==> flow/design.v <==
module aoc_solver_top #(
    parameter WIDTH    = 32,
    parameter HEIGHT   = 32,
    parameter LOG_SIZE = 10
) (
    input         clear,
    input         clock,
    input  [31:0] reg_wdata,
    input         reg_write_strobe,
    input  [3:0]  reg_addr,
    output [31:0] reg_rdata
);
    localparam LATENCY = WIDTH + 5;
    localparam CELLS   = WIDTH * HEIGHT;
    localparam [2:0] S_START    = 3'd0;
    localparam [2:0] S_LOAD     = 3'd1;
    localparam [2:0] S_PROCESS  = 3'd2;
    localparam [2:0] S_CHECK    = 3'd3;
    localparam [2:0] S_FINISHED = 3'd4;
    reg  [LOG_SIZE-1:0] ram_write_addr;
    wire ram_write_en = reg_write_strobe & (reg_addr == 4'd3);
    wire start        = reg_write_strobe & (reg_addr == 4'd0) & reg_wdata[0];
    always @(posedge clock)
        if (clear)
            ram_write_addr <= {LOG_SIZE{1'b0}};
        else if (reg_write_strobe & (reg_addr == 4'd2))
            ram_write_addr <= reg_wdata[LOG_SIZE-1:0];
    reg [2:0]          state;
    reg [LOG_SIZE-1:0] x_count, y_count, read_addr;
    reg [15:0]         total_removed;
    reg                has_changed;
    wire in_load      = (state == S_LOAD);
    wire in_process   = (state == S_PROCESS);
    wire enable_shift = in_load | in_process;
    reg mem [0:(1<<LOG_SIZE)-1];
    reg rd_q0, rd_q1, rd_q2;
    always @(posedge clock)
        if (clear) begin
            rd_q0 <= 1'b0;
            rd_q1 <= 1'b0;
            rd_q2 <= 1'b0;
        end else begin
            rd_q0 <= mem[read_addr];
            rd_q1 <= rd_q0;
            rd_q2 <= rd_q1;
        end
    wire row0 = rd_q2;
    reg [WIDTH-1:0] line1, line2;
    wire row1 = line1[WIDTH-1];
    wire row2 = line2[WIDTH-1];
    reg r0c1, r0c2, r1c1, r1c2, r2c1, r2c2;
    always @(posedge clock)
        if (clear) begin
            line1 <= {WIDTH{1'b0}};
            line2 <= {WIDTH{1'b0}};
            {r0c1, r0c2, r1c1, r1c2, r2c1, r2c2} <= 6'd0;
        end else if (enable_shift) begin
            line1 <= {line1[WIDTH-2:0], row0};
            line2 <= {line2[WIDTH-2:0], row1};
            r0c1 <= row0; r0c2 <= r0c1;
            r1c1 <= row1; r1c2 <= r1c1;
            r2c1 <= row2; r2c2 <= r2c1;
        end
    reg [LOG_SIZE-1:0] cur_x_pipe [0:LATENCY-2];
    reg [LOG_SIZE-1:0] cur_y_pipe [0:LATENCY-2];
    reg [LOG_SIZE-1:0] waddr_pipe [0:LATENCY-1];
    integer i;
    always @(posedge clock)
        if (clear) begin
            for (i = 0; i < LATENCY - 1; i = i + 1) begin
                cur_x_pipe[i] <= {LOG_SIZE{1'b0}};
                cur_y_pipe[i] <= {LOG_SIZE{1'b0}};
            end
            for (i = 0; i < LATENCY; i = i + 1)
                waddr_pipe[i] <= {LOG_SIZE{1'b0}};
        end else begin
            cur_x_pipe[0] <= x_count;
            cur_y_pipe[0] <= y_count;
            for (i = 1; i < LATENCY - 1; i = i + 1) begin
                cur_x_pipe[i] <= cur_x_pipe[i-1];
                cur_y_pipe[i] <= cur_y_pipe[i-1];
            end
            waddr_pipe[0] <= read_addr;
            for (i = 1; i < LATENCY; i = i + 1)
                waddr_pipe[i] <= waddr_pipe[i-1];
        end
    wire [LOG_SIZE-1:0] cur_x      = cur_x_pipe[LATENCY-2];
    wire [LOG_SIZE-1:0] cur_y      = cur_y_pipe[LATENCY-2];
    wire [LOG_SIZE-1:0] write_addr = waddr_pipe[LATENCY-1];
    wire is_left   = (cur_x == 0);
    wire is_right  = (cur_x == WIDTH - 1);
    wire is_top    = (cur_y == 0);
    wire is_bottom = (cur_y == HEIGHT - 1);
    wire n_ul = r2c2 & ~(is_top | is_left);
    wire n_u  = r2c1 & ~is_top;
    wire n_ur = row2 & ~(is_top | is_right);
    wire n_l  = r1c2 & ~is_left;
    wire n_r  = row1 & ~is_right;
    wire n_dl = r0c2 & ~(is_bottom | is_left);
    wire n_d  = r0c1 & ~is_bottom;
    wire n_dr = row0 & ~(is_bottom | is_right);
    wire [3:0] count_now = n_ul + n_u + n_ur + n_l + n_r + n_dl + n_d + n_dr;
    reg [3:0] neighbours_count;
    reg       center_delayed;
    always @(posedge clock)
        if (clear) begin
            neighbours_count <= 4'd0;
            center_delayed   <= 1'b0;
        end else if (enable_shift) begin
            neighbours_count <= count_now;
            center_delayed   <= r1c1;
        end
    wire remove    = in_process & center_delayed & (neighbours_count < 4'd4);
    wire advancing = in_load | (in_process & (read_addr < CELLS));
    wire                mem_we    = ram_write_en | remove;
    wire [LOG_SIZE-1:0] mem_waddr = remove ? write_addr : ram_write_addr;
    wire                mem_wdata = remove ? 1'b0 : reg_wdata[0];
    always @(posedge clock)
        if (mem_we)
            mem[mem_waddr] <= mem_wdata;
    always @(posedge clock)
        if (clear) begin
            state         <= S_START;
            x_count       <= {LOG_SIZE{1'b0}};
            y_count       <= {LOG_SIZE{1'b0}};
            read_addr     <= {LOG_SIZE{1'b0}};
            total_removed <= 16'd0;
            has_changed   <= 1'b0;
        end else begin
            if (advancing) begin
                read_addr <= read_addr + 1'b1;
                if (x_count == WIDTH - 1) begin
                    x_count <= {LOG_SIZE{1'b0}};
                    y_count <= y_count + 1'b1;
                end else
                    x_count <= x_count + 1'b1;
            end
            case (state)
                S_START:
                    if (start) begin
                        total_removed <= 16'd0;
                        read_addr     <= {LOG_SIZE{1'b0}};
                        x_count       <= {LOG_SIZE{1'b0}};
                        y_count       <= {LOG_SIZE{1'b0}};
                        has_changed   <= 1'b0;
                        state         <= S_LOAD;
                    end
                S_LOAD:
                    if (read_addr == LATENCY - 1)
                        state <= S_PROCESS;
                S_PROCESS: begin
                    if (remove) begin
                        has_changed   <= 1'b1;
                        total_removed <= total_removed + 16'd1;
                    end
                    if (write_addr == CELLS - 1)
                        state <= S_CHECK;
                end
                S_CHECK:
                    if (has_changed) begin
                        has_changed <= 1'b0;
                        read_addr   <= {LOG_SIZE{1'b0}};
                        x_count     <= {LOG_SIZE{1'b0}};
                        y_count     <= {LOG_SIZE{1'b0}};
                        state       <= S_LOAD;
                    end else
                        state <= S_FINISHED;
                default: ;
            endcase
        end
    wire done = (state == S_FINISHED);
    assign reg_rdata = (reg_addr == 4'd1) ? {total_removed, 15'd0, done} : 32'd0;
endmodule
======== Step by step through the tools: aoc_solver_top ========
Tool output for the design above, in the order of the flow.
Lines are those of the file above, counted from 1.
Operators carry their Yosys type and port widths (W data, S select, Z words).
Cell names lack the library's common part.
A cell with n/a has no value.
design
  top ..................................... aoc_solver_top
  clock ................................... clock
  cell library ............................ sky130hd
  corner .................................. tt_025C_1v80

======== Word level ========
Counts by Yosys on the flattened word-level netlist (proc, flatten, opt, wreduce). Print and check cells are left out. Cells with the same type and inputs are merged into one.
Yosys's memory passes give these memory sizes; they may raise the number of words (mostly to a power of two), join words into wider ones and drop unused or constant bits.
word-level totals
  bits in latches ......................... 0
  RAM bits ................................ 1024
  input port bits ......................... 39
  register bits after elaboration ......... 1226
  memories ................................ 1
  elaborated cells ........................ 228
  bits in read-only memories .............. 0
  clocked read ports x word width ......... 1
memory list
  name  words  width  read ports  wr ports  line  text
  mem   1024   1      1           1         35    reg mem [0:(1<<LOG_SIZE)-1];
operators by class
  order comparisons ....................... 2
  reduce/logical cells .................... 10
  shifts and indexed selects .............. 0
  divide/modulo/power cells ............... 0
  equality and inequality tests ........... 16
  bitwise operators ....................... 30
  muxes and demuxes ....................... 31
  add/subtract/negate cells ............... 11
  $mul .................................... 0
operator list
  cell                     number
  $mux W10                 13
  $pmux W10 S2             3
  $pmux W16 S2             1
  $mux W32                 1
  $mux W16                 2
  $add A10 B1 Y10 const B  3
  $eq A10 B5 Y1 const B    3
  $logic_not A10 Y1        2
  $add A16 B1 Y16 const B  1
  $add A4 B1 Y4            4
  $and A1 B1 Y1            15
  $pmux W3 S4              1
  $mux W3                  4
  $lt A10 B11 Y1 const B   1
  $eq A10 B10 Y1 const B   1
  $eq A10 B6 Y1 const B    1
  $not A1 Y1               8
  $ne A2 B2 Y1 const B     4
  $eq A4 B2 Y1 const B     2
  $or A1 B1 Y1             7
  $eq A3 B2 Y1 const B     2
  $reduce_and A3 Y1        2
  $mux W1                  5
  $add A3 B1 Y4            1
  $eq A4 B1 Y1 const B     1
  $lt A4 B3 Y1 const B     1
  $logic_not A4 Y1         1
  $reduce_and A4 Y1        1
Other operator kinds: 9; their cells: 9.

======== Depth ========
Longest topological path by Yosys (ltp), each cell counted once; first at word level (registers and memories cut), then after technology mapping (sequential cells cut; the memories' decode and read muxes count).
logic depth
  depth after elaboration ................. 11
  ABC_AREA ................................ 0
  gate-level depth with buffers ........... 16
  depth with buffers taken out ............ 16

======== Mapped cells and area ========
Source: synth_stat.txt of the flow (Yosys; design flattened, memories mapped). It holds for the ABC_AREA given above (unset counts as 0); a run with the other value may have another netlist.
cell types
  type      number  area in all (um2)
  edfxtp_1  1024    3.07E+04
  dfxtp_1   1223    2.45E+04
  nor2b_1   1089    6.81E+03
  nor2_1    1127    4.23E+03
  mux4_2    172     3.87E+03
  clkbuf_1  334     1.25E+03
  mux2i_1   121     1.21E+03
  nand2_1   278     1.04E+03
  mux2_2    69      776.995
  a21oi_1   103     515.494
  o221ai_1  40      350.336
  mux4_1    9       236.477
  buf_4     31      232.723
  buf_6     19      213.955
  buf_1     54      202.694
  a221oi_1  22      192.685
  and2_1    28      175.168
  xnor2_1   18      157.651
Other cell types: 59; their cells: 369.
mapped netlist
  cells in the netlist .................... 6130
  flip-flop cells ......................... 2247
  cell area after synthesis ............... 79269.8 um2

======== Worst setup path after synthesis ========
Path of least setup slack by OpenSTA after synthesis, without wires, with an ideal clock, recovery checks aside; 20% of the period is set as input and as output delay. Where synthesis merged equal registers, the netlist keeps one of their names.
timing post-synthesis
  path kind ............................... input-to-reg
  start ................................... in reg_wdata[0]
  end ..................................... mem mem[0]
  setup slack ............................. -24.548 ns
  time at the first pin ................... 1.000 ns
  library setup time ...................... 4.966 ns
  stages .................................. 2
  data required time ...................... 0.034 ns
  period .................................. 5.0 ns
  data arrival time ....................... 24.582 ns
  delay of the path ....................... 28.548 ns
  synthesis period reached ................ 29.548 ns
"delay of the path" is the arrival time less input delay plus setup time.
"stages": output pins that drive a net of the path, with the launching flip-flop's if there is one; two outputs of one cell count as two.
"synthesis period reached" = period - worst setup slack (recovery checks aside). The figure is calculated, with input and output delays left at 20% of the set period.
The rows between start and end are the longest chain of elaborated cells between them; the timing report does not say that the signal goes this way. Where chains are equally long, one stands for them.
A line is the first line of the expression or statement that the cell stems from. Yosys adds cells for indexed reads and writes and turns some case tables into memories.
on the way, post-synthesis
  cells stage by stage .................... inv_1 -> nor2_1
  cells in the longest elaborated chain ... 2
  elaborated cells on any way between the ends .. 2
  classes of those cells .................. 2 x mux
ends and longest elaborated chain, post-synthesis
  what                line  text
  start: declaration  8     input  [31:0] reg_wdata,
  $mux W1             117   wire                mem_wdata = remove ? 1'b0 : reg_wdata[0];
  $mux W1             119   if (mem_we)
  end: declaration    35    reg mem [0:(1<<LOG_SIZE)-1];

======== Worst path after layout ========
From the final timing report of flow run 1: the path of least setup slack in the routed layout; clock arrival at registers is part of the times.
timing after layout
  path kind ............................... input-to-output
  start ................................... in reg_addr[1]
  end ..................................... out reg_rdata[31]
  data required time ...................... 4.00 ns
  period .................................. 5.0 ns
  setup slack ............................. 1.15 ns
  data arrival time ....................... 2.85 ns
  stages .................................. 5
  time at the first pin ................... 1.00 ns
The rows between start and end are the longest chain of elaborated cells between them; the timing report does not say that the signal goes this way. Where chains are equally long, one stands for them.
on the way, after layout
  cells stage by stage .................... clkdlybuf4s50_1 -> nor4b_2 -> buf_6 -> and2_1 -> clkdlybuf4s50_1
  cells in the longest elaborated chain ... 2
  elaborated cells on any way between the ends .. 2
  classes of those cells .................. 1 x eq/ne; 1 x mux
ends and longest elaborated chain, after layout
  what                line  text
  start: declaration  10    input  [3:0]  reg_addr,
  $eq A4 B1 Y1        172   assign reg_rdata = (reg_addr == 4'd1) ? {total_removed, 15'd0, done} : 32'd0;
  $mux W32            172
  end: declaration    11    output [31:0] reg_rdata

Hand-over note for aoc_solver_top

Stored flow runs of aoc_solver_top (4 of them; Yosys, OpenROAD, sky130hd). They differ in their settings and are not a sequence. Constraints: input delay and output delay 20% of the set period each, output load 0.01 pF.
"time of the worst setup path": the worst setup path's part of the clock period (all of it between registers, 20% less for each end at a port) less its slack. A launch clock that arrives late makes it longer, a capture clock that arrives late makes it shorter.
"total power after layout" is the tool's figure for a default switching activity; nothing was simulated.

======== flow run 1 ========
==> flow/run.sh <==
#!/bin/bash
# the make line also repeats the synthesis and layout settings of config.mk as NAME=value (left out here)
make -C /OpenROAD-flow-scripts/flow DESIGN_CONFIG=/design/flow/config.mk WORK_HOME=/design/flow/orfs CLKGATE_MAP_FILE= finish
==> flow/config.mk <==
export PLATFORM = sky130hd
export DESIGN_NAME = aoc_solver_top
export DESIGN_NICKNAME = aoc_solver_top
export VERILOG_FILES = /design/flow/design.v
export SDC_FILE = /design/flow/constraint.sdc
export NUM_CORES = 4
export LEC_CHECK = 0
export CAP_MARGIN = 20
export CELL_PAD_IN_SITES_GLOBAL_PLACEMENT = 2
export CORE_ASPECT_RATIO = 1.53
export CORE_MARGIN = 8
export CORE_UTILIZATION = 43
export CTS_CLUSTER_SIZE = 31
export GPL_ROUTABILITY_DRIVEN = 0
export HOLD_SLACK_MARGIN = 0.16
export MAX_ROUTING_LAYER = met4
export SETUP_SLACK_MARGIN = 1.11
export SLEW_MARGIN = 30
export TNS_END_PERCENT = 65
==> flow/constraint.sdc <==
create_clock -name core_clock -period 5.0 [get_ports {clock}]
set_input_delay 1.0000 -clock core_clock [delete_from_list [all_inputs] [get_ports {clock}]]
set_output_delay 1.0000 -clock core_clock [all_outputs]
set_load 0.01 [all_outputs]

-------- measured, flow run 1 --------
  worst setup slack after layout .......... 1.154 ns
  synthesis area .......................... 79269.8 um2
  total power after layout ................ 35973 uW
  time of the worst setup path ............ 1.85 ns
  class of the worst setup path ........... input-to-output
  worst hold slack after layout ........... 0.421 ns
  die area ................................ 198655.0 um2
  post-route utilization .................. 48.8 %

======== flow run 2 ========
==> flow/run.sh <==
#!/bin/bash
# the make line also repeats the synthesis and layout settings of config.mk as NAME=value (left out here)
make -C /OpenROAD-flow-scripts/flow DESIGN_CONFIG=/design/flow/config.mk WORK_HOME=/design/flow/orfs CLKGATE_MAP_FILE= finish
==> flow/config.mk <==
export PLATFORM = sky130hd
export DESIGN_NAME = aoc_solver_top
export DESIGN_NICKNAME = aoc_solver_top
export VERILOG_FILES = /design/flow/design.v
export SDC_FILE = /design/flow/constraint.sdc
export NUM_CORES = 4
export LEC_CHECK = 0
export ABC_AREA = 1
export CAP_MARGIN = 20
export CELL_PAD_IN_SITES_GLOBAL_PLACEMENT = 2
export CORE_ASPECT_RATIO = 1.53
export CORE_MARGIN = 8
export CORE_UTILIZATION = 43
export CTS_CLUSTER_SIZE = 31
export GPL_ROUTABILITY_DRIVEN = 0
export HOLD_SLACK_MARGIN = 0.16
export MAX_ROUTING_LAYER = met4
export PLACE_DENSITY_LB_ADDON = 0.08
export SETUP_SLACK_MARGIN = 1.11
export SLEW_MARGIN = 30
export TNS_END_PERCENT = 65
==> flow/constraint.sdc <==
create_clock -name core_clock -period 6.64 [get_ports {clock}]
set_input_delay 1.3280 -clock core_clock [delete_from_list [all_inputs] [get_ports {clock}]]
set_output_delay 1.3280 -clock core_clock [all_outputs]
set_load 0.01 [all_outputs]

-------- measured, flow run 2 --------
  worst setup slack after layout .......... 1.893 ns
  synthesis area .......................... 82699.3 um2
  total power after layout ................ 27065 uW
  time of the worst setup path ............ 2.09 ns
  class of the worst setup path ........... input-to-output
  worst hold slack after layout ........... 0.378 ns
  die area ................................ 206931.0 um2
  post-route utilization .................. 48.0 %

======== flow run 3 ========
==> flow/run.sh <==
#!/bin/bash
# the make line also repeats the synthesis and layout settings of config.mk as NAME=value (left out here)
make -C /OpenROAD-flow-scripts/flow DESIGN_CONFIG=/design/flow/config.mk WORK_HOME=/design/flow/orfs CLKGATE_MAP_FILE= finish
==> flow/config.mk <==
export PLATFORM = sky130hd
export DESIGN_NAME = aoc_solver_top
export DESIGN_NICKNAME = aoc_solver_top
export VERILOG_FILES = /design/flow/design.v
export SDC_FILE = /design/flow/constraint.sdc
export NUM_CORES = 4
export LEC_CHECK = 0
export ABC_AREA = 1
export CAP_MARGIN = 5
export CORE_MARGIN = 2
export CORE_UTILIZATION = 59
export GPL_ROUTABILITY_DRIVEN = 0
export MAX_ROUTING_LAYER = met4
export PLACE_DENSITY_LB_ADDON = 0.17
export SLEW_MARGIN = 20
==> flow/constraint.sdc <==
create_clock -name core_clock -period 3.36 [get_ports {clock}]
set_input_delay 0.6720 -clock core_clock [delete_from_list [all_inputs] [get_ports {clock}]]
set_output_delay 0.6720 -clock core_clock [all_outputs]
set_load 0.01 [all_outputs]

-------- measured, flow run 3 --------
  worst setup slack after layout .......... -0.117 ns
  synthesis area .......................... 82699.3 um2
  total power after layout ................ 53426 uW
  time of the worst setup path ............ 3.48 ns
  class of the worst setup path ........... reg-to-reg
  worst hold slack after layout ........... 0.191 ns
  die area ................................ 143179.0 um2
  post-route utilization .................. 66.4 %

======== flow run 4 ========
==> flow/run.sh <==
#!/bin/bash
# the make line also repeats the synthesis and layout settings of config.mk as NAME=value (left out here)
make -C /OpenROAD-flow-scripts/flow DESIGN_CONFIG=/design/flow/config.mk WORK_HOME=/design/flow/orfs CLKGATE_MAP_FILE= finish
==> flow/config.mk <==
export PLATFORM = sky130hd
export DESIGN_NAME = aoc_solver_top
export DESIGN_NICKNAME = aoc_solver_top
export VERILOG_FILES = /design/flow/design.v
export SDC_FILE = /design/flow/constraint.sdc
export NUM_CORES = 4
export LEC_CHECK = 0
export ABC_AREA = 0
export CAP_MARGIN = 20
export CORE_MARGIN = 4
export CORE_UTILIZATION = 59
export CTS_CLUSTER_DIAMETER = 77
export CTS_CLUSTER_SIZE = 67
export GPL_ROUTABILITY_DRIVEN = 1
export PLACE_DENSITY_LB_ADDON = 0.28
export SETUP_SLACK_MARGIN = 0.97
export SLEW_MARGIN = 5
export TNS_END_PERCENT = 20
==> flow/constraint.sdc <==
create_clock -name core_clock -period 3.4 [get_ports {clock}]
set_input_delay 0.6800 -clock core_clock [delete_from_list [all_inputs] [get_ports {clock}]]
set_output_delay 0.6800 -clock core_clock [all_outputs]
set_load 0.01 [all_outputs]

-------- measured, flow run 4 --------
  worst setup slack after layout .......... -0.176 ns
  synthesis area .......................... 79269.8 um2
  total power after layout ................ 44014 uW
  time of the worst setup path ............ 3.58 ns
  class of the worst setup path ........... reg-to-reg
  worst hold slack after layout ........... 0.379 ns
  die area ................................ 140284.0 um2
  post-route utilization .................. 66.8 %

End of note.
